==> flow/design.v <==
(* keep_hierarchy = "yes", use_dsp = "yes" *)
module cordic_final #(
    parameter WIDTH = 32,          
    parameter FRAC = 14,           
    parameter ITER = 16,           
    parameter LOG_ITER = 4,         
    parameter POST_STAGES = 5       
)
(
    input wire                    clk,
    input wire                    rst_n,        
    input wire                    start,        
    input wire signed [WIDTH-1:0] x_in,         
    input wire                    func_select,  
    output reg                    busy,         
    output reg                    done,         
    output reg signed [WIDTH:0] result       
);
    localparam signed [WIDTH-1:0] ONE_Q = (1 << FRAC);         
    localparam signed [WIDTH-1:0] ONE_Q_1 = ONE_Q >> 1;         
    localparam signed [WIDTH-1:0] K_INV_SCALED = 16'sd19784;    
    wire [5:0] shift_lut [0:ITER-1];
    wire signed [WIDTH-1:0] atanh_lut [0:ITER-1];
    reg signed [WIDTH-1:0] x_pipe [0:ITER];
    reg signed [WIDTH-1:0] y_pipe [0:ITER];
    reg signed [WIDTH-1:0] z_pipe [0:ITER];
    reg valid_pipe [0:ITER];
    reg signed [WIDTH-1:0] x_input_pipe [0:POST_STAGES-1];
    reg signed [WIDTH-1:0] y_result_pipe [0:POST_STAGES-1];
    reg func_select_pipe [0:POST_STAGES-1];
    reg valid_post_pipe [0:POST_STAGES-1];
    reg signed [2*WIDTH-1:0] x_squared_pipe [0:POST_STAGES-1];
    reg signed [2*WIDTH-1:0] coeff_term_pipe [0:POST_STAGES-1];
    reg signed [WIDTH-1:0] one_minus_approx_pipe [0:POST_STAGES-1];
    reg signed [2*WIDTH-1:0] final_product_pipe [0:POST_STAGES-1];
    reg signed [WIDTH-1:0] extracted_result_pipe [0:POST_STAGES-1];
    reg [1:0] state, next_state;
    reg [LOG_ITER:0] stage_counter;
    localparam [1:0] IDLE = 2'b00;
    localparam [1:0] PROCESS = 2'b01;
    localparam [1:0] OUTPUT = 2'b10;
    reg signed [WIDTH-1:0] x_input_stored;  
    reg                    func_select_stored;
    integer i;
    assign shift_lut[0]  = 6'd1;   assign shift_lut[1]  = 6'd2;   assign shift_lut[2]  = 6'd3;   assign shift_lut[3]  = 6'd4;
    assign shift_lut[4]  = 6'd4;   assign shift_lut[5]  = 6'd5;   assign shift_lut[6]  = 6'd6;   assign shift_lut[7]  = 6'd7;
    assign shift_lut[8]  = 6'd8;   assign shift_lut[9]  = 6'd9;   assign shift_lut[10] = 6'd10;  assign shift_lut[11] = 6'd11;
    assign shift_lut[12] = 6'd12;  assign shift_lut[13] = 6'd13;  assign shift_lut[14] = 6'd13;  assign shift_lut[15] = 6'd14;
    assign atanh_lut[0]  = 16'sd9000;   assign atanh_lut[1]  = 16'sd4185;   assign atanh_lut[2]  = 16'sd2059;   assign atanh_lut[3]  = 16'sd1025;
    assign atanh_lut[4]  = 16'sd1025;   assign atanh_lut[5]  = 16'sd512;    assign atanh_lut[6]  = 16'sd256;    assign atanh_lut[7]  = 16'sd128;
    assign atanh_lut[8]  = 16'sd64;     assign atanh_lut[9]  = 16'sd32;     assign atanh_lut[10] = 16'sd16;     assign atanh_lut[11] = 16'sd8;
    assign atanh_lut[12] = 16'sd4;      assign atanh_lut[13] = 16'sd2;      assign atanh_lut[14] = 16'sd2;      assign atanh_lut[15] = 16'sd1;
    genvar stage;
    generate 
        for (stage = 0; stage < ITER; stage = stage + 1) 
        begin : cordic_pipeline
            wire z_positive;
            wire [5:0] current_shift;
            wire signed [WIDTH-1:0] x_shifted;
            wire signed [WIDTH-1:0] y_shifted;
            wire signed [WIDTH-1:0] atanh_val;
            assign z_positive = ~z_pipe[stage][WIDTH-1];
            assign current_shift = shift_lut[stage];
            assign x_shifted = x_pipe[stage] >>> current_shift;
            assign y_shifted = y_pipe[stage] >>> current_shift;
            assign atanh_val = atanh_lut[stage];
            always @(posedge clk or negedge rst_n) begin
                if (!rst_n) begin
                    x_pipe[stage+1] <= {WIDTH{1'b0}};
                    y_pipe[stage+1] <= {WIDTH{1'b0}};
                    z_pipe[stage+1] <= {WIDTH{1'b0}};
                    valid_pipe[stage+1] <= 1'b0;
                end else begin
                    (* use_dsp = "yes" *) x_pipe[stage+1] <= z_positive ? (x_pipe[stage] + y_shifted) : (x_pipe[stage] - y_shifted);
                    (* use_dsp = "yes" *) y_pipe[stage+1] <= z_positive ? (y_pipe[stage] + x_shifted) : (y_pipe[stage] - x_shifted);
                    (* use_dsp = "yes" *) z_pipe[stage+1] <= z_positive ? (z_pipe[stage] - atanh_val) : (z_pipe[stage] + atanh_val);
                    valid_pipe[stage+1] <= valid_pipe[stage];
                end
            end
        end
    endgenerate
    always @(posedge clk or negedge rst_n) begin
        if (!rst_n) begin
            x_input_pipe[0] <= {WIDTH{1'b0}};
            y_result_pipe[0] <= {WIDTH{1'b0}};
            func_select_pipe[0] <= 1'b0;
            valid_post_pipe[0] <= 1'b0;
            x_squared_pipe[0] <= {(2*WIDTH){1'b0}};
        end else begin
            x_input_pipe[0] <= x_input_stored;
            y_result_pipe[0] <= y_pipe[ITER];
            func_select_pipe[0] <= func_select_stored;
            valid_post_pipe[0] <= valid_pipe[ITER];
            (* use_dsp = "yes" *) x_squared_pipe[0] <= $signed(x_input_stored) * $signed(x_input_stored);
        end
    end
    always @(posedge clk or negedge rst_n) begin
        if (!rst_n) begin
            x_input_pipe[1] <= {WIDTH{1'b0}};
            y_result_pipe[1] <= {WIDTH{1'b0}};
            func_select_pipe[1] <= 1'b0;
            valid_post_pipe[1] <= 1'b0;
            coeff_term_pipe[1] <= {(2*WIDTH){1'b0}};
        end else begin
            x_input_pipe[1] <= x_input_pipe[0];
            y_result_pipe[1] <= y_result_pipe[0];
            func_select_pipe[1] <= func_select_pipe[0];
            valid_post_pipe[1] <= valid_post_pipe[0];
            (* use_dsp = "yes" *) coeff_term_pipe[1] <= (x_squared_pipe[0] * 23900) >>> 30;
        end
    end
    always @(posedge clk or negedge rst_n) begin
        if (!rst_n) begin
            x_input_pipe[2] <= {WIDTH{1'b0}};
            y_result_pipe[2] <= {WIDTH{1'b0}};
            func_select_pipe[2] <= 1'b0;
            valid_post_pipe[2] <= 1'b0;
            one_minus_approx_pipe[2] <= {WIDTH{1'b0}};
        end else begin
            x_input_pipe[2] <= x_input_pipe[1];
            y_result_pipe[2] <= y_result_pipe[1];
            func_select_pipe[2] <= func_select_pipe[1];
            valid_post_pipe[2] <= valid_post_pipe[1];
            (* use_dsp = "yes" *) one_minus_approx_pipe[2] <= ONE_Q - coeff_term_pipe[1][WIDTH-1:0];
        end
    end
    always @(posedge clk or negedge rst_n) begin
        if (!rst_n) begin
            x_input_pipe[3] <= {WIDTH{1'b0}};
            y_result_pipe[3] <= {WIDTH{1'b0}};
            func_select_pipe[3] <= 1'b0;
            valid_post_pipe[3] <= 1'b0;
            final_product_pipe[3] <= {(2*WIDTH){1'b0}};
        end else begin
            x_input_pipe[3] <= x_input_pipe[2];
            y_result_pipe[3] <= y_result_pipe[2];
            func_select_pipe[3] <= func_select_pipe[2];
            valid_post_pipe[3] <= valid_post_pipe[2];
            (* use_dsp = "yes" *) final_product_pipe[3] <= $signed(y_result_pipe[2]) * $signed(one_minus_approx_pipe[2]);
        end
    end
    always @(posedge clk or negedge rst_n) begin
        if (!rst_n) begin
            x_input_pipe[4] <= {WIDTH{1'b0}};
            y_result_pipe[4] <= {WIDTH{1'b0}};
            func_select_pipe[4] <= 1'b0;
            valid_post_pipe[4] <= 1'b0;
            extracted_result_pipe[4] <= {WIDTH{1'b0}};
        end else begin
            x_input_pipe[4] <= x_input_pipe[3];
            y_result_pipe[4] <= y_result_pipe[3];
            func_select_pipe[4] <= func_select_pipe[3];
            valid_post_pipe[4] <= valid_post_pipe[3];
            (* use_dsp = "yes" *) extracted_result_pipe[4] <= final_product_pipe[3] >>> FRAC;
        end
    end
    always @(*) begin
        case (state)
            IDLE: next_state = start ? PROCESS : IDLE;
            PROCESS: next_state = (stage_counter >= ITER + POST_STAGES + 3) ? OUTPUT : PROCESS; 
            OUTPUT: next_state = IDLE;
            default: next_state = IDLE;
        endcase
    end  
    always @(posedge clk or negedge rst_n) begin
        if (!rst_n) begin
            state <= IDLE;
            busy <= 1'b0;
            done <= 1'b0;
            result <= {WIDTH{1'b0}};
            stage_counter <= {(LOG_ITER+1){1'b0}};
            x_pipe[0] <= {WIDTH{1'b0}};
            y_pipe[0] <= {WIDTH{1'b0}};
            z_pipe[0] <= {WIDTH{1'b0}};
            valid_pipe[0] <= 1'b0;
            x_input_stored <= {WIDTH{1'b0}};
            func_select_stored <= 1'b0;
        end else begin
            state <= next_state;
            done <= 1'b0;  
            case (state)
                IDLE: begin
                    busy <= 1'b0;
                    stage_counter <= {(LOG_ITER+1){1'b0}};
                    if (start) begin
                        x_pipe[0] <= K_INV_SCALED;  
                        y_pipe[0] <= {WIDTH{1'b0}}; 
                        func_select_stored <= func_select;
                        if (func_select) begin  
                            z_pipe[0] <= x_in; 
                            x_input_stored <= x_in;
                        end else begin  
                            z_pipe[0] <= $signed(x_in) >>> 1; 
                            x_input_stored <= $signed(x_in) >>> 1;
                        end
                        valid_pipe[0] <= 1'b1;
                        busy <= 1'b1;
                        stage_counter <= {(LOG_ITER+1){1'b0}};
                    end
                end
                PROCESS: begin
                    stage_counter <= stage_counter + 1'b1;
                end
                OUTPUT: begin
                    busy <= 1'b0;
                    if (valid_post_pipe[POST_STAGES-1]) begin
                        if (func_select_pipe[POST_STAGES-1]) begin
                            result <= extracted_result_pipe[POST_STAGES-1];
                        end else begin
                            result <= (extracted_result_pipe[POST_STAGES-1] + ONE_Q) >>> 1;
                        end
                        done <= 1'b1;
                    end
                end
                default: begin
                    state <= IDLE;
                end
            endcase
        end
    end
endmodule                      
# Reports on cordic_final
# What the tools print for cordic_final, step after step.
# Line numbers count from 1 in the design file above.
# Cell names lack the library's common part.
# The mark -- stands for no value.
dict set report inputs {
  top_module {cordic_final}
  clk_port {clk}
  lib {sky130hd}
  pvt_corner {tt_025C_1v80}
}

# Word level
# Yosys after proc, flatten, opt, wreduce and memory -nomap, before mapping. Print and check cells are not counted.
dict set report classes {
  add_sub_neg 92
  n_mul 3
  div 0
  compare 1
  equal 2
  shift 0
  n_mux 56
  n_logic 0
  n_reduce_logical 6
}
# cell count
set ops {}
lappend ops {{multiplier 32 x 32 -> 64 bit} 1}
lappend ops {{multiplier 32 x 32 -> 46 bit} 1}
lappend ops {{2-to-1 mux 32 bit} 45}
lappend ops {{multiplier 64 x 14 -> 60 bit (second input constant)} 1}
lappend ops {{adder 32 x 19 -> 32 bit} 4}
lappend ops {{subtractor 32 x 19 -> 32 bit} 4}
lappend ops {{adder 32 x 28 -> 32 bit} 4}
lappend ops {{subtractor 32 x 28 -> 32 bit} 4}
lappend ops {{adder 32 x 12 -> 32 bit (second input constant)} 2}
lappend ops {{subtractor 32 x 12 -> 32 bit (second input constant)} 2}
lappend ops {{adder 32 x 20 -> 32 bit} 2}
lappend ops {{subtractor 32 x 20 -> 32 bit} 2}
lappend ops {{adder 32 x 21 -> 32 bit} 2}
lappend ops {{subtractor 32 x 21 -> 32 bit} 2}
lappend ops {{adder 32 x 22 -> 32 bit} 2}
lappend ops {{subtractor 32 x 22 -> 32 bit} 2}
lappend ops {{adder 32 x 23 -> 32 bit} 2}
lappend ops {{subtractor 32 x 23 -> 32 bit} 2}
lappend ops {{adder 32 x 24 -> 32 bit} 2}
lappend ops {{subtractor 32 x 24 -> 32 bit} 2}
lappend ops {{adder 32 x 25 -> 32 bit} 2}
lappend ops {{subtractor 32 x 25 -> 32 bit} 2}
lappend ops {{adder 32 x 26 -> 32 bit} 2}
lappend ops {{subtractor 32 x 26 -> 32 bit} 2}
lappend ops {{adder 32 x 27 -> 32 bit} 2}
lappend ops {{subtractor 32 x 27 -> 32 bit} 2}
lappend ops {{adder 32 x 29 -> 32 bit} 2}
lappend ops {{subtractor 32 x 29 -> 32 bit} 2}
# Not listed: further kinds 48, cells in them 56.
dict set report bits {
  regBits 1846
  latch_bits 0
  ram_bits 0
  rom_bits 0
  clocked_rd_ports_x_width 0
  memories 0
  inputBits 36
  output_inout_bits 35
  wordCells 249
}

# Logic depth
# Longest topological path by Yosys (ltp), each cell counted once; first at word level (registers and memories cut), then after technology mapping (sequential cells cut; the memories' decode and read muxes count).
dict set report depth {
  depth_word 4
  ABC_AREA 1
  mapped_depth 34
  depth_no_buf 32
}

# Netlist
# Yosys stat after the flow's synthesis: flattened, memories mapped to cells. It holds for the ABC_AREA given above (unset counts as 0); a run with the other value may have another netlist.
dict set report mapped {
  cells 25736
  mapped_area_mm2 0.2056948
  sequential_area_mm2 0.0433678
  flip_flops 1733
  n_buf 408
}
# cell_type count type_area_um2
set types {}
lappend types {dfrtp_1 1732 4.33E+04}
lappend types {fa_1 2145 4.29E+04}
lappend types {ha_1 1900 23772.8}
lappend types {inv_1 5217 1.96E+04}
lappend types {nand2_1 5121 1.92E+04}
lappend types {xor2_1 1357 1.19E+04}
lappend types {a21oi_1 1607 8.04E+03}
lappend types {nor2_1 1779 6.68E+03}
lappend types {o21ai_0 1045 5.23E+03}
lappend types {xnor2_1 530 4.64E+03}
lappend types {nand3_1 800 4003.84}
lappend types {a21o_1 299 2.24E+03}
lappend types {nor3_1 320 1.6E+03}
lappend types {clkbuf_1 348 1.31E+03}
lappend types {o21bai_1 154 1.16E+03}
lappend types {a31oi_1 160 1000.96}
lappend types {nand4_1 153 957.168}
lappend types {o21a_1 109 818.285}
# Not listed: further types 58, cells in them 960.

# Worst setup path after synthesis
# OpenSTA on the mapped netlist: ideal clock, no wires. The path of least setup slack (recovery checks aside). Input and output delay are each 20% of the period. Register names are those of the netlist, which keeps one name where synthesis merged equal registers.
dict set report synth_path {
  kind {flip-flop to flip-flop}
  startpoint {reg (name not given)}
  endpoint {reg x_squared_pipe[0][53]}
  tclk_ps 12000
  setup_time_ps 79
  launch_ps 0
  arrival_ps 7810
  required_time_ps 11921
  path_slack_ps 4111
  delay_ps 7889
  stages 26
  path_buffers 1
  synth_period_reached_ps 7889
}
# "delay_ps" = arrival - input delay + setup time.
# "stages" counts driving pins, that of a launching flip-flop among them; a cell with two outputs on the path counts twice.
# "synth_period_reached_ps" is the clock period less the worst setup slack; recovery checks do not enter. This is arithmetic on one report: input and output delays are still those of the set period (20% each).
# Between the ends stands the longest chain of elaborated cells between them, by number of cells; it is not shown to be the way that was timed. Of several equally long chains one is given.
# Each line given opens the expression or statement behind the cell; cells for indexed reads and writes are added by Yosys, which also makes memories of some case tables.
dict set report synth_between {
  path_cell_list {dfrtp_1 -> clkbuf_1 -> nand2_1 -> inv_1 -> fa_1 -> inv_1 -> fa_1 -> inv_1 -> fa_1 -> inv_1 -> fa_1 -> inv_1 -> fa_1 -> fa_1 -> inv_1 -> fa_1 -> fa_1 -> inv_1 -> ha_1 -> nand2_1 -> nor2_1 -> inv_1 -> nor4_1 -> nand3_1 -> nand3_1 -> xor2_1}
  elab_chain_len 1
  cells_between 1
  lines_between 1
  classes_between {mul: 1}
}
# element line_no
set synth_rtl {}
lappend synth_rtl {{multiplier 32 x 32 -> 64 bit} 94} ;# (* use_dsp = "yes" *) x_squared_pipe[0] <= $signed(x_input_stored) * $signed(x_input_stored);
lappend synth_rtl {{end: assignment} 88} ;# x_squared_pipe[0] <= {(2*WIDTH){1'b0}};
lappend synth_rtl {{end: assignment} 94}
lappend synth_rtl {{end: declaration} 32} ;# reg signed [2*WIDTH-1:0] x_squared_pipe [0:POST_STAGES-1];

# Timing after layout
# From the final timing report of stored run 1: the path of least setup slack in the routed layout; clock arrival at registers is part of the times.
# The report prints the path's times to 10 ps; the period is as set.
dict set report layout_path {
  kind {flip-flop to flip-flop}
  startpoint {reg (name not given)}
  endpoint {reg x_squared_pipe[0][53]}
  tclk_ps 12000
  setup_time_ps 70
  launch_ps 960
  arrival_ps 9600
  required_time_ps 12840
  path_slack_ps 3250
  stages 23
  path_buffers 1
}
# Between the ends stands the longest chain of elaborated cells between them, by number of cells; it is not shown to be the way that was timed. Of several equally long chains one is given.
dict set report layout_between {
  path_cell_list {dfrtp_1 -> buf_4 -> ha_1 -> fa_1 -> fa_1 -> inv_1 -> fa_1 -> fa_1 -> inv_1 -> fa_1 -> fa_1 -> inv_1 -> fa_1 -> inv_1 -> fa_1 -> ha_1 -> nand2_1 -> nor2_1 -> inv_1 -> nor4_1 -> nand3_1 -> nand3_1 -> xor2_1}
  elab_chain_len 1
  cells_between 1
  lines_between 1
  classes_between {mul: 1}
}
# element line_no
set layout_rtl {}
lappend layout_rtl {{multiplier 32 x 32 -> 64 bit} 94} ;# (* use_dsp = "yes" *) x_squared_pipe[0] <= $signed(x_input_stored) * $signed(x_input_stored);
lappend layout_rtl {{end: assignment} 88} ;# x_squared_pipe[0] <= {(2*WIDTH){1'b0}};
lappend layout_rtl {{end: assignment} 94}
lappend layout_rtl {{end: declaration} 32} ;# reg signed [2*WIDTH-1:0] x_squared_pipe [0:POST_STAGES-1];

## Implementation results

Record of 3 stored runs of the RTL-to-layout flow on cordic_final, platform sky130hd. The runs are unordered. Constraints: input delay and output delay 20% of the set period each, output load 0.01 pF.
By "clock_period_reached_ps" is meant the clock period of the run minus its worst setup slack. This is arithmetic on one report: input and output delays are still those of the set period (20% each).
"worst_setup_path_time_ps" = time allowed to the worst setup path (clock period - input delay - output delay, where it has them) - its slack; a late launch clock adds to it, a late capture clock takes from it.
"worst_setup_path_time_ps" is given in steps of 10 ps.

[flow] stored run 1: files
==> flow/run.sh <==
#!/bin/bash
# the make line also repeats the synthesis and layout settings of config.mk as NAME=value (left out here)
make -C /OpenROAD-flow-scripts/flow DESIGN_CONFIG=/design/flow/config.mk WORK_HOME=/design/flow/orfs CLKGATE_MAP_FILE= finish
==> flow/config.mk <==
export PLATFORM = sky130hd
export DESIGN_NAME = cordic_final
export DESIGN_NICKNAME = cordic_final
export VERILOG_FILES = /design/flow/design.v
export SDC_FILE = /design/flow/constraint.sdc
export NUM_CORES = 4
export LEC_CHECK = 0
export ABC_AREA = 1
export CAP_MARGIN = 20
export CELL_PAD_IN_SITES_DETAIL_PLACEMENT = 2
export CELL_PAD_IN_SITES_GLOBAL_PLACEMENT = 0
export CORE_MARGIN = 6
export CORE_UTILIZATION = 26
export CTS_CLUSTER_DIAMETER = 171
export GPL_ROUTABILITY_DRIVEN = 0
export HOLD_SLACK_MARGIN = 0.23
export MAX_ROUTING_LAYER = met4
export PLACE_DENSITY_LB_ADDON = 0.19
export SETUP_SLACK_MARGIN = 0.23
export SLEW_MARGIN = 25
export TNS_END_PERCENT = 10
==> flow/constraint.sdc <==
create_clock -name core_clock -period 12.0 [get_ports {clk}]
set_input_delay 2.4000 -clock core_clock [delete_from_list [all_inputs] [get_ports {clk}]]
set_output_delay 2.4000 -clock core_clock [all_outputs]
set_load 0.01 [all_outputs]

[flow] stored run 1: metrics
[metrics] synthesis_area_mm2 = 0.2056948
[metrics] die_area_mm2 = 0.812621
[metrics] post_route_stdcell_area_mm2 = 0.226645
[metrics] fin_util_frac = 0.288
[metrics] ws_setup_ps = 3248
[metrics] final_setup_tns_ps = 0
[metrics] worst_hold_slack_ps = 313
[metrics] clock_period_reached_ps = 8752
[metrics] worst_setup_path_time_ps = 8750
[metrics] critical_path_type = flip-flop to flip-flop

[flow] stored run 2: files
==> flow/run.sh <==
#!/bin/bash
# the make line also repeats the synthesis and layout settings of config.mk as NAME=value (left out here)
make -C /OpenROAD-flow-scripts/flow DESIGN_CONFIG=/design/flow/config.mk WORK_HOME=/design/flow/orfs CLKGATE_MAP_FILE= finish
==> flow/config.mk <==
export PLATFORM = sky130hd
export DESIGN_NAME = cordic_final
export DESIGN_NICKNAME = cordic_final
export VERILOG_FILES = /design/flow/design.v
export SDC_FILE = /design/flow/constraint.sdc
export NUM_CORES = 4
export LEC_CHECK = 0
export CAP_MARGIN = 20
export CORE_ASPECT_RATIO = 0.87
export CORE_MARGIN = 2
export CORE_UTILIZATION = 25
export CTS_CLUSTER_DIAMETER = 240
export CTS_CLUSTER_SIZE = 78
export GPL_ROUTABILITY_DRIVEN = 0
export HOLD_SLACK_MARGIN = -0.05
export MIN_ROUTING_LAYER = met1
export PLACE_DENSITY_LB_ADDON = 0.17
export SETUP_SLACK_MARGIN = 0.84
export SLEW_MARGIN = 20
==> flow/constraint.sdc <==
create_clock -name core_clock -period 15.3 [get_ports {clk}]
set_input_delay 3.0600 -clock core_clock [delete_from_list [all_inputs] [get_ports {clk}]]
set_output_delay 3.0600 -clock core_clock [all_outputs]
set_load 0.01 [all_outputs]

[flow] stored run 2: metrics
[metrics] synthesis_area_mm2 = 0.1852089
[metrics] die_area_mm2 = 0.747753
[metrics] post_route_stdcell_area_mm2 = 0.199021
[metrics] fin_util_frac = 0.27
[metrics] ws_setup_ps = 4982
[metrics] final_setup_tns_ps = 0
[metrics] worst_hold_slack_ps = 334
[metrics] clock_period_reached_ps = 10318
[metrics] worst_setup_path_time_ps = 10320
[metrics] critical_path_type = flip-flop to flip-flop

[flow] stored run 3: files
==> flow/run.sh <==
#!/bin/bash
# the make line also repeats the synthesis and layout settings of config.mk as NAME=value (left out here)
make -C /OpenROAD-flow-scripts/flow DESIGN_CONFIG=/design/flow/config.mk WORK_HOME=/design/flow/orfs CLKGATE_MAP_FILE= finish
==> flow/config.mk <==
export PLATFORM = sky130hd
export DESIGN_NAME = cordic_final
export DESIGN_NICKNAME = cordic_final
export VERILOG_FILES = /design/flow/design.v
export SDC_FILE = /design/flow/constraint.sdc
export NUM_CORES = 4
export LEC_CHECK = 0
export CAP_MARGIN = 20
export CORE_MARGIN = 2
export CORE_UTILIZATION = 40
export SLEW_MARGIN = 20
==> flow/constraint.sdc <==
create_clock -name core_clock -period 12.0 [get_ports {clk}]
set_input_delay 2.4000 -clock core_clock [delete_from_list [all_inputs] [get_ports {clk}]]
set_output_delay 2.4000 -clock core_clock [all_outputs]
set_load 0.01 [all_outputs]

[flow] stored run 3: metrics
[metrics] synthesis_area_mm2 = 0.1852089
[metrics] die_area_mm2 = 0.468479
[metrics] post_route_stdcell_area_mm2 = 0.200691
[metrics] fin_util_frac = 0.436
[metrics] ws_setup_ps = 2092
[metrics] final_setup_tns_ps = 0
[metrics] worst_hold_slack_ps = 337
[metrics] clock_period_reached_ps = 9908
[metrics] worst_setup_path_time_ps = 9910
[metrics] critical_path_type = flip-flop to flip-flop
